==> flow/design.v <==
module ALU(A, B, op, zero, out);
	input signed[31:0] A, B;
	input[2:0] op;
	output zero;
	output[31:0] out;
	assign out = (op==3'b000) ? A + B:
			(op==3'b001) ? A - B:
			(op==3'b010) ? A & B:
			(op==3'b011) ? A | B:
			(op==3'b100) ? A ^ B:
			(op==3'b101) ? ((A < B)? 1 : 0) : 0;
	assign zero = ~|out;
endmodule
module adder32bit(A, B, out);
	input[31:0] A, B;
	output[31:0] out;
	assign out = A + B;
endmodule
module controller(op, func3, func7, regWrite, resultSrc, memWrite, jal, branch, jalr, ALUControl, ALUSrc, immSrc);
	input[6:0] op, func7;
	input[2:0] func3;
	output reg[2:0] ALUControl, immSrc;
	output reg[1:0] resultSrc;
	output reg memWrite, jal, branch, jalr, ALUSrc, regWrite;
	parameter[6:0] RTYPE = 7'b0110011, ITYPE = 7'b0010011, STYPE = 7'b0100011, JTYPE = 7'b1101111,
		 BTYPE = 7'b1100011, UTYPE = 7'b0110111, LWTYPE = 7'b0000011, JALRTYPE = 7'b1100111;
	parameter[9:0] ADD = 10'b0000000000, SUB = 10'b0100000000, AND = 10'b0000000111, OR = 10'b0000000110, SLT = 10'b0000000010;
	parameter[2:0] LW = 3'b010, ADDI = 3'b000, XORI = 3'b100, ORI = 3'b110, SLTI = 3'b010, JALR = 3'b000, 
			SW = 3'b010,
			BEQ = 3'b000, BNE = 3'b001, BLT = 3'b100, BGE = 3'b101; 
	always@(op, func3, func7)
	begin
		{regWrite, resultSrc, memWrite, jal, branch, jalr, ALUControl, ALUSrc, immSrc} = 14'b0;
		case(op)
			RTYPE:
			begin
				{regWrite, resultSrc, memWrite, jal, branch, jalr, ALUSrc} = 8'b1000_0000;
				case({func7, func3})
					ADD: ALUControl = 3'b000;
					SUB: ALUControl = 3'b001;
					AND: ALUControl = 3'b010;
					OR: ALUControl = 3'b011;
					SLT: ALUControl = 3'b101;
				endcase
			end
			ITYPE:
			begin
				{regWrite, resultSrc, memWrite, jal, branch, jalr, ALUSrc, immSrc} = 11'b1000_0001_000;
				case(func3)
					ADDI: ALUControl = 3'b000;
					XORI: ALUControl = 3'b100;
					ORI: ALUControl = 3'b011;
					SLTI: ALUControl = 3'b101;
				endcase
			end
			STYPE: {regWrite, memWrite, jal, branch, jalr, ALUControl, ALUSrc, immSrc} = 12'b0100_0000_1001;
			JTYPE: {regWrite, resultSrc, memWrite, jal, branch, jalr, immSrc} = 10'b1100_1000_10;
			BTYPE: 
			begin
				{regWrite, memWrite, jal, branch, jalr, ALUSrc, immSrc} = 9'b0001_0001_1;
				case(func3)
					BEQ:
					begin
						ALUControl <= 3'b001;
					end
					BNE:
					begin
						ALUControl <= 3'b001;
					end
					BLT:
					begin
						ALUControl <= 3'b101;
					end
					BGE:
					begin
						ALUControl <= 3'b101;
					end
				endcase
			end
			UTYPE: {regWrite, resultSrc, memWrite, jal, branch, jalr, immSrc} = 10'b1110_0001_00;
			LWTYPE: {regWrite, resultSrc, memWrite, jal, branch, jalr, ALUControl, ALUSrc, immSrc} = 14'b1010_0000_0010_00;
			JALRTYPE: {regWrite, resultSrc, memWrite, jal, branch, jalr, ALUControl, ALUSrc, immSrc} = 14'b1100_0010_0010_00;
		endcase
	end
endmodule
module decoder(jalr, jal, branch, zero, LSB, func3, PCSrc);
	input jalr, jal, branch, zero, LSB;
	input[2:0] func3;
	output reg[1:0] PCSrc;
	parameter[2:0] BEQ = 3'b000, BNE = 3'b001, BLT = 3'b100, BGE = 3'b101;
	always@(jalr, jal, branch, zero, LSB, func3)
	begin
		if(jal)
			PCSrc = 2'b01;
		else if(jalr)
			PCSrc = 2'b10;
		else if(branch)
		begin
			case(func3)
				BEQ: PCSrc = zero ? 2'b01 : 2'b00;
				BNE: PCSrc = zero ? 2'b00 : 2'b01;
				BLT: PCSrc = LSB ? 2'b01 : 2'b00;
				BGE: PCSrc = LSB ? 2'b00 : 2'b01;
				default: PCSrc = 2'b00;
			endcase
		end
		else
			PCSrc = 2'b00;
	end
endmodule
module FDReg(clk, en, clr, instRF, PCF, PCPlus4F, instRD, PCD, PCPlus4D);
	input clk, en, clr;
	input[31:0] instRF, PCF, PCPlus4F;
	output reg[31:0] instRD, PCD, PCPlus4D;
	always@(posedge clk)
	begin
		if(clr)
			{instRD, PCD, PCPlus4D} <= 96'b0;
		else if(~en) 
			{instRD, PCD, PCPlus4D} <= {instRF, PCF, PCPlus4F};
		else
			{instRD, PCD, PCPlus4D} <= {instRD, PCD, PCPlus4D};
	end
endmodule
module DEReg(clk, clr, regWriteD, resultSrcD, memWriteD, jalD, branchD, jalrD, ALUControlD, ALUSrcD,func3D ,RD1D, RD2D, PCD, RS1D, RS2D, RDD,
		immExtD, PCPlus4D, regWriteE, resultSrcE, memWriteE, jalE, branchE, jalrE, ALUControlE, ALUSrcE, func3E, RD1E, RD2E, PCE, RS1E,
		RS2E, RDE, immExtE, PCPlus4E);
	input clk, clr;
	input regWriteD;
	input[1:0] resultSrcD;
	input memWriteD, jalD, branchD, jalrD;
	input[2:0] ALUControlD;
	input ALUSrcD;
	input[2:0] func3D;
	input[31:0] RD1D, RD2D, PCD;
	input[4:0] RS1D, RS2D, RDD;
	input[31:0] immExtD, PCPlus4D;
	output reg regWriteE;
	output reg[1:0] resultSrcE;
	output reg memWriteE, jalE, branchE, jalrE;
	output reg[2:0] ALUControlE;
	output reg ALUSrcE;
	output reg[2:0] func3E;
	output reg[31:0] RD1E, RD2E, PCE;
	output reg[4:0] RS1E, RS2E, RDE;
	output reg[31:0] immExtE, PCPlus4E;
	always@(posedge clk)
	begin
		if(clr)
			{regWriteE, resultSrcE, memWriteE, jalE, branchE, jalrE, ALUControlE, ALUSrcE, func3E, RD1E, RD2E, PCE, RS1E, RS2E,
			RDE, immExtE, PCPlus4E} <= 0;
		else
			{regWriteE, resultSrcE, memWriteE, jalE, branchE, jalrE, ALUControlE, ALUSrcE, func3E, RD1E, RD2E, PCE, RS1E, RS2E, RDE,
			immExtE, PCPlus4E} <= {regWriteD, resultSrcD, memWriteD, jalD, branchD, jalrD, ALUControlD, ALUSrcD, func3D, RD1D, RD2D,
			PCD, RS1D, RS2D, RDD, immExtD, PCPlus4D};
	end
endmodule
module EMReg(clk, rst, regWriteE, resultSrcE, memWriteE, ALUResultE, writeDataE, RDE, immExtE, PCPlus4E, regWriteM, resultSrcM, memWriteM,
		ALUResultM, writeDataM, RDM, immExtM, PCPlus4M);
	input clk, rst;
	input regWriteE;
	input[1:0] resultSrcE;
	input memWriteE;
	input[31:0] ALUResultE, writeDataE;
	input[4:0] RDE;
	input[31:0] immExtE, PCPlus4E;
	output reg regWriteM;
	output reg[1:0] resultSrcM;
	output reg memWriteM;
	output reg[31:0] ALUResultM, writeDataM;
	output reg[4:0] RDM;
	output reg[31:0] immExtM, PCPlus4M;
	always@(posedge clk)
	begin
		if(rst)
			{regWriteM, resultSrcM, memWriteM} <= 0;
		else
		{regWriteM, resultSrcM, memWriteM, ALUResultM, writeDataM, RDM, immExtM, PCPlus4M} <= {regWriteE, resultSrcE, memWriteE,
		ALUResultE, writeDataE, RDE, immExtE, PCPlus4E};
	end
endmodule
module MWReg(clk, rst, regWriteM, resultSrcM, ALUResultM, readDataM, RDM, immExtM, PCPlus4M, regWriteW, resultSrcW, ALUResultW, readDataW, RDW,
		immExtW, PCPlus4W);
	input clk, rst;
	input regWriteM;
	input[1:0] resultSrcM;
	input[31:0] ALUResultM, readDataM;
	input[4:0] RDM;
	input[31:0] immExtM, PCPlus4M;
	output reg regWriteW;
	output reg[1:0] resultSrcW;
	output reg[31:0] ALUResultW, readDataW;
	output reg[4:0] RDW;
	output reg[31:0] immExtW, PCPlus4W;
	always@(posedge clk)
	begin
		if(rst)
			{regWriteW, resultSrcW} <= 0;
		else
		{regWriteW, resultSrcW, ALUResultW, readDataW, RDW, immExtW, PCPlus4W} <= {regWriteM, resultSrcM, ALUResultM, readDataM, RDM,
		immExtM, PCPlus4M};
	end
endmodule
module hazardUnit(RS1D, RS2D, RS1E, RS2E, RDE, PCSrcE, resultSrcE, RDM, regWriteM, RDW, regWriteW, resultSrcM, resultSrcW, stallF, stallD, flushD, flushE, forwardAE,
		forwardBE);
	input[4:0] RS1D, RS2D, RS1E, RS2E, RDE;
	input[1:0] PCSrcE, resultSrcE;
	input[4:0] RDM;
	input regWriteM;
	input[4:0] RDW;
	input regWriteW;
	input[1:0] resultSrcM, resultSrcW;
	output reg stallF, stallD, flushD, flushE;
	output reg[1:0] forwardAE, forwardBE;
	reg lwStall;
	always@(RS1D, RS2D, RS1E, RS2E, RDE, PCSrcE, resultSrcE, RDM, regWriteM, RDW, regWriteW, resultSrcM, resultSrcW)
	begin
		{stallF, stallD, flushD, flushE, forwardAE, forwardBE} = 0; 
		if(RS1E == RDM && resultSrcM==2'b11 && RS1E!=0)
			forwardAE = 2'b11;
		else if (((RS1E == RDM) && regWriteM) && RS1E!=0)
			forwardAE = 2'b10;
		else if ((RS1E == RDW && regWriteW && RS1E!=0) || (RS1E == RDW && resultSrcW==2'b11 && RS1E!=0))
			forwardAE = 2'b01;
		else
			forwardAE = 2'b00;
		if(RS2E == RDM && resultSrcM==2'b11 && RS2E!=0)
			forwardBE = 2'b11;
		else if (((RS2E == RDM) && regWriteM) && RS2E!=0)
			forwardBE = 2'b10;
		else if ((RS2E == RDW && regWriteW && RS2E!=0) || (RS2E == RDW && resultSrcW==2'b11 && RS2E!=0))
			forwardBE = 2'b01;
		else
			forwardBE = 2'b00;
		if(((RS1D == RDE) || (RS2D == RDE)) && (resultSrcE == 2'b01))
			lwStall = 1'b1;
		else
			lwStall = 1'b0;
		{stallF, stallD} = {lwStall, lwStall};
		if(PCSrcE != 2'b00)
			flushD = 1'b1;
		else
			flushD = 1'b0;
		if(PCSrcE != 2'b00 || lwStall == 1)
			flushE = 1'b1;
		else
			flushE = 1'b0;
	end
endmodule
module immExtend(in, immSrc, out);
	input[31:7] in;
	input[2:0] immSrc;
	output[31:0] out;
	assign out = (immSrc == 3'b000) ? {{20{in[31]}}, in[31:20]}:
		(immSrc == 3'b001) ? {{20{in[31]}}, in[31:25], in[11:7]}:
		(immSrc == 3'b010) ? {{12{in[31]}}, in[31], in[19:12], in[20], in[30:21], 1'b0}:
		(immSrc == 3'b011) ? {{19{in[31]}}, in[31], in[7], in[30:25], in[11:8], 1'b0}:
		(immSrc == 3'b100) ? {in[31:12], 12'b0}:
		32'b0;
endmodule
module mux2to1(i0, i1, sel, out);
	input[31:0] i0, i1;
	input sel;
	output[31:0] out;
	assign out = (sel==1'b0) ? i0:
			(sel==1'b1) ? i1 : 0;
endmodule
module mux3to1(i0, i1, i2, sel, out);
	input[31:0] i0, i1, i2;
	input[1:0] sel;
	output[31:0] out;
	assign out = (sel==2'b00) ? i0:
			(sel==2'b01) ? i1:
			(sel==2'b10) ? i2: 0;
endmodule
module mux4to1(i0, i1, i2, i3, sel, out);
	input[31:0] i0, i1, i2, i3;
	input[1:0] sel;
	output[31:0] out;
	assign out = (sel==2'b00) ? i0:
			(sel==2'b01) ? i1:
			(sel==2'b10) ? i2:
			(sel==2'b11) ? i3: 0;
endmodule
module reg32bit(in, clk, rst, en, out);
	input[31:0] in;
	input clk, rst, en;
	output reg[31:0] out;
	always@(posedge clk)
	begin
		if(rst)
			out <= 32'b0;
		else if(~en)
			out <= in;
		else
			out <= out;
	end
endmodule
module regFile(A1, A2, A3, WD, regWrite, clk, RD1, RD2);
	input[4:0] A1, A2, A3;
	input[31:0] WD;
	input regWrite, clk;
	output[31:0] RD1, RD2;
	reg[31:0] mem[0:31];
	assign RD1 = (A1 == 5'b0) ? 32'b0 : mem[A1];
	assign RD2 = (A2 == 5'b0) ? 32'b0 : mem[A2];
	always@(negedge clk) 
	begin
		if(regWrite && A3!=32'b0)
			mem[A3] <= WD;
		else
			mem[A3] <= mem[A3];
	end
endmodule
module dataPath(clk, rst, instRF, readDataM, PCFOut, ALUResultMOut, writeDataMOut, memWriteMOut, regWriteD, resultSrcD, memWriteD, jalD, branchD, jalrD, ALUControlD, ALUSrcD, immSrcD, stallF, stallD, flushD, 
		flushE, forwardAE, forwardBE, op, func3, func7, RS1DOut, RS2DOut, RS1EOut, RS2EOut, RDEOut, PCSrcEOut, resultSrcEOut,
		RDMOut, regWriteMOut, RDWOut, regWriteWOut, resultSrcMOut, resultSrcWOut);
	input clk, rst;
	input[31:0] instRF, readDataM;
	output[31:0] PCFOut, ALUResultMOut, writeDataMOut;
	output memWriteMOut;
	input regWriteD;
	input[1:0] resultSrcD;
	input memWriteD, jalD, branchD, jalrD;
	input[2:0] ALUControlD;
	input ALUSrcD;
	input[2:0] immSrcD;
	input stallF, stallD, flushD, flushE;
	input[1:0] forwardAE, forwardBE;
	output[6:0] op;
	output[2:0] func3;
	output[6:0] func7;
	output[4:0] RS1DOut, RS2DOut;
	output[4:0] RS1EOut, RS2EOut, RDEOut;
	output[1:0] PCSrcEOut, resultSrcEOut;
	output[4:0] RDMOut;
	output regWriteMOut;
	output[4:0] RDWOut;
	output regWriteWOut;
	output[1:0] resultSrcMOut, resultSrcWOut;
	wire[31:0] PCFNext, PCF, PCPlus4F;
	wire[31:0] instRD;
	wire[2:0] func3D; 
	wire[31:0] RD1D, RD2D, PCD;
	wire[4:0] RS1D, RS2D, RDD; 
	wire[31:0] immExtD, PCPlus4D;
	wire regWriteE;
	wire[1:0] resultSrcE;
	wire memWriteE, jalE, branchE, jalrE;
	wire[2:0] ALUControlE;
	wire ALUSrcE;
	wire[2:0] func3E;
	wire[31:0] RD1E, RD2E, PCE;
	wire[4:0] RS1E, RS2E, RDE;
	wire[31:0] immExtE, PCPlus4E;
	wire[31:0] srcAE, srcBE, writeDataE, ALUResultE, PCTargetE;
	wire zeroE;
	wire regWriteM;
	wire[1:0] resultSrcM;
	wire memWriteM;
	wire[31:0] ALUResultM, writeDataM;
	wire[4:0] RDM;
	wire[31:0] immExtM, PCPlus4M;
	wire regWriteW;
	wire[1:0] resultSrcW;
	wire[31:0] ALUResultW, readDataW;
	wire[4:0] RDW;
	wire[31:0] immExtW, PCPlus4W, resultW;
	wire[1:0] PCSrcE;
	mux3to1 PCMux(PCPlus4F, PCTargetE, ALUResultE, PCSrcE, PCFNext);
	reg32bit PCReg(PCFNext, clk, rst, stallF, PCF);
	adder32bit addWith4(PCF, 4, PCPlus4F);
	FDReg myFDReg(clk, stallD, flushD | rst, instRF, PCF, PCPlus4F, instRD, PCD, PCPlus4D);
	regFile myRegFile(instRD[19:15], instRD[24:20], RDW, resultW, regWriteW, clk, RD1D, RD2D);
	immExtend myImmExt(instRD[31:7], immSrcD, immExtD);
	DEReg myDEReg(clk, flushE | rst, regWriteD, resultSrcD, memWriteD, jalD, branchD, jalrD, ALUControlD, ALUSrcD, func3D, RD1D, RD2D, PCD, RS1D,
			RS2D, RDD, immExtD, PCPlus4D, regWriteE, resultSrcE, memWriteE, jalE, branchE, jalrE, ALUControlE, ALUSrcE, func3E,
			RD1E, RD2E, PCE, RS1E, RS2E, RDE, immExtE, PCPlus4E);
	mux4to1 forwardAMux(RD1E, resultW, ALUResultM, immExtM, forwardAE, srcAE);
	mux4to1 forwardBMux(RD2E, resultW, ALUResultM, immExtM,forwardBE, writeDataE);
	mux2to1 srcBEMux(writeDataE, immExtE, ALUSrcE, srcBE);
	adder32bit addWithImm(PCE, immExtE, PCTargetE);
	ALU myALU(srcAE, srcBE, ALUControlE, zeroE, ALUResultE);
	EMReg myEMReg(clk, rst, regWriteE, resultSrcE, memWriteE, ALUResultE, writeDataE, RDE, immExtE, PCPlus4E, regWriteM, resultSrcM, memWriteM,
		ALUResultM, writeDataM, RDM, immExtM, PCPlus4M);
	MWReg myMWReg(clk, rst, regWriteM, resultSrcM, ALUResultM, readDataM, RDM, immExtM, PCPlus4M, regWriteW, resultSrcW, ALUResultW, readDataW,
			RDW, immExtW, PCPlus4W);
	mux4to1 resultMux(ALUResultW, readDataW, PCPlus4W, immExtW, resultSrcW, resultW);
	decoder DCD(jalrE, jalE, branchE, zeroE, ALUResultE[0], func3E, PCSrcE);
	assign func3D = instRD[14:12];
	assign RS1D = instRD[19:15];
	assign RS2D = instRD[24:20];
	assign RDD = instRD[11:7];
	assign op = instRD[6:0];
	assign func3 = instRD[14:12];
	assign func7 = instRD[31:25];
	assign PCFOut = PCF;
	assign ALUResultMOut = ALUResultM;
	assign writeDataMOut = writeDataM;
	assign memWriteMOut = memWriteM;
	assign RS1DOut = RS1D;
	assign RS2DOut = RS2D;
	assign RS1EOut = RS1E;
	assign RS2EOut = RS2E;
	assign RDEOut = RDE;
	assign PCSrcEOut = PCSrcE;
	assign resultSrcEOut = resultSrcE;
	assign RDMOut = RDM;
	assign regWriteMOut = regWriteM;
	assign RDWOut = RDW;
	assign regWriteWOut = regWriteW;
	assign resultSrcMOut = resultSrcM;
	assign resultSrcWOut = resultSrcW;
endmodule
module CPU(clk, rst, imem_addr, imem_rdata, dmem_addr, dmem_wdata, dmem_we, dmem_rdata);
	input clk, rst;
	output[31:0] imem_addr;
	input[31:0] imem_rdata;
	output[31:0] dmem_addr, dmem_wdata;
	output dmem_we;
	input[31:0] dmem_rdata;
	wire[4:0] RS1D, RS2D, RS1E, RS2E, RDE;
	wire[1:0] PCSrcE, resultSrcE;
	wire[4:0] RDM;
	wire regWriteM;
	wire[4:0] RDW;
	wire regWriteW, stallF, stallD, flushD, flushE;
	wire[1:0] forwardAE, forwardBE;
	wire[1:0] resultSrcM, resultSrcW;
	wire[6:0] op;
	wire[2:0] func3;
	wire[6:0] func7;
	wire regWrite;
	wire[1:0] resultSrc;
	wire memWrite, jal, branch, jalr;
	wire[2:0] ALUControl;
	wire ALUSrc;
	wire[2:0] immSrc;
	hazardUnit HU(RS1D, RS2D, RS1E, RS2E, RDE, PCSrcE, resultSrcE, RDM, regWriteM, RDW, regWriteW, resultSrcM, resultSrcW, stallF,
			stallD, flushD, flushE, forwardAE, forwardBE);
	dataPath DP(clk, rst, imem_rdata, dmem_rdata, imem_addr, dmem_addr, dmem_wdata, dmem_we, regWrite, resultSrc, memWrite, jal, branch, jalr, ALUControl, ALUSrc, immSrc, stallF, stallD, flushD, 
		flushE, forwardAE, forwardBE, op, func3, func7, RS1D, RS2D, RS1E, RS2E, RDE, PCSrcE, resultSrcE,
		RDM, regWriteM, RDW, regWriteW, resultSrcM, resultSrcW);
	controller CU(op, func3, func7, regWrite, resultSrc, memWrite, jal, branch, jalr, ALUControl, ALUSrc, immSrc);
endmodule
# --- Reports on CPU ---
# Tool output for the design above before and after an edit, in the order of the flow.
# "before" refers to lines of the RTL above, "after" to lines of the edited file.
# "change" is "after" less "before", of the values as shown; "change_rel_pct" is that difference over "before", in percent.
# Cell names lack the library's common part.
inputs:
  design: "CPU"
  clock: "clk"
  library: "sky130hd"
  lib_corner: "tt_025C_1v80"

# --- The edit ---
# The edit as a unified diff against the file above.
# The edited RTL no longer does the same as the RTL above: the edit was made by script, with no optimisation intended.
# begin of diff
@@ -373,5 +373,8 @@
 	FDReg myFDReg(clk, stallD, flushD | rst, instRF, PCF, PCPlus4F, instRD, PCD, PCPlus4D);
 	regFile myRegFile(instRD[19:15], instRD[24:20], RDW, resultW, regWriteW, clk, RD1D, RD2D);
-	immExtend myImmExt(instRD[31:7], immSrcD, immExtD);
+	wire [31:0] immExtD_0, immExtD_1;
+	immExtend myImmExt(instRD[31:7], immSrcD, immExtD_0);
+	immExtend myImmExt_x (instRD[31:7], ~immSrcD, immExtD_1);
+	assign immExtD = immExtD_0 ^ immExtD_1;
 	DEReg myDEReg(clk, flushE | rst, regWriteD, resultSrcD, memWriteD, jalD, branchD, jalrD, ALUControlD, ALUSrcD, func3D, RD1D, RD2D, PCD, RS1D,
 			RS2D, RDD, immExtD, PCPlus4D, regWriteE, resultSrcE, memWriteE, jalE, branchE, jalrE, ALUControlE, ALUSrcE, func3E,
# end of diff

# --- Word level ---
# Source: Yosys, flattened and elaborated, memories not mapped. Widths are those after wreduce. Print and check cells do not count. Equal cells are merged and count once.
# Yosys's memory passes give these memory sizes; they may raise the number of words (mostly to a power of two), join words into wider ones and drop unused or constant bits.
op_classes:
  columns: ["item", "before", "after", "change", "change_rel_pct"]
  rows:
  - ["addsub", 4, 4, 0, 0.00]
  - ["compare", 1, 1, 0, 0.00]
  - ["eq_ne", 49, 53, 4, 8.16]
  - ["muxes", 62, 67, 5, 8.06]
  - ["n_logic", 6, 8, 2, 33.33]
  - ["reduce_logical", 45, 46, 1, 2.22]
ops:
  columns: ["op", "before", "after", "change", "change_rel_pct"]
  rows:
  - ["32-bit two-way mux", 29, 34, 5, 17.24]
  - ["3-bit by 2-bit == test with 1-bit output (second input constant)", 5, 7, 2, 40.00]
  - ["3-bit == test (second input constant)", 8, 9, 1, 12.50]
  - ["3-bit by 1-bit == test with 1-bit output (second input constant)", 4, 5, 1, 25.00]
  - ["3-bit zero test", 4, 5, 1, 25.00]
  - ["32-bit XOR", 1, 2, 1, 100.00]
  - ["3-bit inverter", 0, 1, 1, null]
  - ["1-bit two-way mux", 19, 19, 0, 0.00]
  - ["1-bit logical AND", 18, 18, 0, 0.00]
  - ["2-bit == test (second input constant)", 8, 8, 0, 0.00]
  - ["2-bit two-way mux", 7, 7, 0, 0.00]
  - ["5-bit == test", 6, 6, 0, 0.00]
  - ["2-bit by 1-bit == test with 1-bit output (second input constant)", 5, 5, 0, 0.00]
  - ["2-bit OR reduction", 5, 5, 0, 0.00]
  - ["2-bit zero test", 4, 4, 0, 0.00]
  - ["1-bit logical OR", 4, 4, 0, 0.00]
  - ["7-bit by 6-bit == test with 1-bit output (second input constant)", 3, 3, 0, 0.00]
  - ["7-bit == test (second input constant)", 3, 3, 0, 0.00]
  - ["1-bit OR", 3, 3, 0, 0.00]
  - ["5-bit nonzero test", 3, 3, 0, 0.00]
  - ["32-bit adder", 2, 2, 0, 0.00]
  - ["10-bit by 3-bit == test with 1-bit output (second input constant)", 2, 2, 0, 0.00]
  - ["5-bit zero test", 2, 2, 0, 0.00]
  - ["3-bit parallel mux with 3-bit select", 2, 2, 0, 0.00]
  - ["3-bit parallel mux with 4-bit select", 2, 2, 0, 0.00]
  - ["32-bit by 3-bit adder with 32-bit output (second input constant)", 1, 1, 0, 0.00]
  - ["32-bit bitwise AND", 1, 1, 0, 0.00]
  - ["10-bit by 2-bit == test with 1-bit output (second input constant)", 1, 1, 0, 0.00]
# The list need not be complete.
word_totals:
  columns: ["item", "before", "after", "change", "change_rel_pct"]
  rows:
  - ["register_bits", 526, 526, 0, 0.00]
  - ["mem_bits_rw", 1024, 1024, 0, 0.00]
  - ["clocked_rd_ports_x_width", 64, 64, 0, 0.00]
  - ["mem_count", 1, 1, 0, 0.00]
  - ["wordCells", 202, 214, 12, 5.94]
mem_list:
  columns: ["item", "before", "after"]
  rows:
  - ["memory_list", "DP.myRegFile.mem 32 x 32 bit 2R1W", "DP.myRegFile.mem 32 x 32 bit 2R1W"]

# --- Depth ---
# Longest topological path by Yosys (ltp), each cell counted once; first at word level (registers and memories cut), then after technology mapping (sequential cells cut; the memories' decode and read muxes count).
logic_depth:
  columns: ["item", "before", "after", "change", "change_rel_pct"]
  rows:
  - ["depth_word", 32, 32, 0, 0.00]
  - ["ABC_AREA", "0", "0", null, null]
  - ["mapped_depth", 32, 33, 1, 3.12]
  - ["mapped_depth_nobuf", 29, 29, 0, 0.00]

# --- Netlist ---
# Source: synth_stat.txt of the flow (Yosys; design flattened, memories mapped). It holds for the ABC_AREA given above (unset counts as 0); a run with the other value may have another netlist.
mapped:
  columns: ["item", "before", "after", "change", "change_rel_pct"]
  rows:
  - ["mapped_cells", 4971, 5036, 65, 1.31]
  - ["mapped_area_mm2", 0.0760379, 0.0767424, 0.0007045, 0.93]
  - ["seqArea_mm2", 0.0451433, 0.0451433, 0.0000000, 0.00]
  - ["ffs", 1610, 1610, 0, 0.00]
  - ["buf_cells", 352, 357, 5, 1.42]
by_type:
  columns: ["type", "before", "after", "change", "change_rel_pct"]
  rows:
  - ["nor2_1", 322, 282, -40, -12.42]
  - ["a222oi_1", 32, 0, -32, -100.00]
  - ["a221oi_1", 11, 42, 31, 281.82]
  - ["nand2_1", 349, 370, 21, 6.02]
  - ["and2_1", 92, 111, 19, 20.65]
  - ["buf_2", 23, 42, 19, 82.61]
  - ["a21oi_1", 216, 234, 18, 8.33]
  - ["clkbuf_1", 262, 245, -17, -6.49]
  - ["buf_1", 64, 50, -14, -21.88]
  - ["xor2_1", 37, 51, 14, 37.84]
  - ["o22ai_1", 7, 20, 13, 185.71]
  - ["nor3_1", 60, 48, -12, -20.00]
  - ["o21a_1", 46, 34, -12, -26.09]
  - ["a21o_1", 38, 26, -12, -31.58]
  - ["o22a_1", 0, 12, 12, null]
  - ["a31oi_1", 27, 16, -11, -40.74]
  - ["a31o_2", 14, 3, -11, -78.57]
  - ["o221a_2", 2, 13, 11, 550.00]
# The list need not be complete.
# By module: a second synthesis without flattening, with its own total; a netlist apart from the flattened one above.
hier_totals:
  columns: ["item", "before", "after", "change", "change_rel_pct"]
  rows:
  - ["hier_cells", 5143, 5212, 69, 1.34]
  - ["area_unflattened_mm2", 0.0797427, 0.0802357, 0.0004930, 0.62]
# Each row is one instance without its submodules.
by_module_before:
  columns: ["module", "n_inst", "cells", "area_mm2", "mod_seq_area_mm2"]
  rows:
  - ["regFile", 1, 2289, 0.0470914, 0.0307495]
  - ["ALU", 1, 876, 0.0057117, 0]
  - ["DEReg", 1, 399, 0.0056479, 0.0037836]
  - ["EMReg", 1, 142, 0.0041027, 0.0040739]
  - ["MWReg", 1, 140, 0.0040764, 0.0040539]
  - ["adder32bit", 2, 232, 0.0017204, 0]
  - ["FDReg", 1, 310, 0.0034295, 0.0019218]
  - ["mux4to1", 3, 39, 0.0008145, 0]
  - ["reg32bit", 1, 103, 0.0011636, 0.0006406]
  - ["mux3to1", 1, 77, 0.000787, 0]
  - ["mux2to1", 1, 36, 0.0005443, 0]
  - ["hazardUnit", 1, 67, 0.0005005, 0]
  - ["immExtend", 1, 67, 0.0004116, 0]
  - ["controller", 1, 47, 0.0003341, 0]
# before: Modules not listed: 3.
by_module_after:
  columns: ["module", "n_inst", "cells", "area_mm2", "mod_seq_area_mm2"]
  rows:
  - ["regFile", 1, 2289, 0.0470914, 0.0307495]
  - ["DEReg", 1, 399, 0.0056479, 0.0037836]
  - ["ALU", 1, 843, 0.0055015, 0]
  - ["EMReg", 1, 142, 0.0041027, 0.0040739]
  - ["MWReg", 1, 140, 0.0040764, 0.0040539]
  - ["adder32bit", 2, 232, 0.0017204, 0]
  - ["FDReg", 1, 310, 0.0034295, 0.0019218]
  - ["mux4to1", 3, 39, 0.0008145, 0]
  - ["reg32bit", 1, 103, 0.0011636, 0.0006406]
  - ["immExtend", 2, 67, 0.0004116, 0]
  - ["mux3to1", 1, 77, 0.000787, 0]
  - ["mux2to1", 1, 36, 0.0005443, 0]
  - ["hazardUnit", 1, 67, 0.0005005, 0]
  - ["controller", 1, 47, 0.0003341, 0]
# after: Modules not listed: 3.

# --- Layout results ---
# Both versions went through the flow (Yosys, OpenROAD) with the same settings in each pair. Constraints: input delay and output delay 20% of the set period each, output load 0.01 pF.
flow_settings_pair_A:
  CORE_UTILIZATION: 40
  period_ns: 9.75
  CAP_MARGIN: 20
  CORE_MARGIN: 2
  SLEW_MARGIN: 20
results_pair_A:
  columns: ["item", "before", "after", "change", "change_rel_pct"]
  rows:
  - ["synth_chip_area_mm2", 0.0760379, 0.0767424, 0.0007045, 0.93]
  - ["design.die.area_mm2", 0.1936, 0.195377, 0.001777, 0.92]
  - ["post_route_stdcell_area_mm2", 0.0913539, 0.0918456, 0.0004917, 0.54]
  - ["final_setup_ws_ns", 0.710, 0.567, -0.143, null]
  - ["fin_hold_ws_ns", 0.383, 0.406, 0.023, null]
  - ["power_uw", 18466, 18500, 34, 0.18]
  - ["achieved_period_ns", 9.040, 9.183, 0.143, 1.58]
flow_settings_pair_B:
  CELL_PAD_IN_SITES_DETAIL_PLACEMENT: 0
  CELL_PAD_IN_SITES_GLOBAL_PLACEMENT: 2
  CORE_UTILIZATION: 43
  CTS_CLUSTER_SIZE: 25
  GPL_ROUTABILITY_DRIVEN: 0
  PLACE_DENSITY: 0.5
  SETUP_SLACK_MARGIN: 0.65
  SLEW_MARGIN: 35
  period_ns: 7.93
  CAP_MARGIN: 20
  CORE_MARGIN: 2
results_pair_B:
  columns: ["item", "before", "after", "change", "change_rel_pct"]
  rows:
  - ["synth_chip_area_mm2", 0.0760379, 0.0767424, 0.0007045, 0.93]
  - ["design.die.area_mm2", 0.180213, 0.181864, 0.001651, 0.92]
  - ["post_route_stdcell_area_mm2", 0.0960446, 0.0942003, -0.0018443, -1.92]
  - ["final_setup_ws_ns", 0.556, 0.733, 0.177, null]
  - ["fin_hold_ws_ns", 0.385, 0.396, 0.011, null]
  - ["power_uw", 23418, 22965, -453, -1.93]
  - ["achieved_period_ns", 7.374, 7.197, -0.177, -2.40]
# By "achieved_period_ns" is meant the clock period of the run minus its worst setup slack. This is arithmetic on one report: input and output delays are still those of the set period (20% each).
# "power_uw" is the tool's figure for a default switching activity; nothing was simulated.
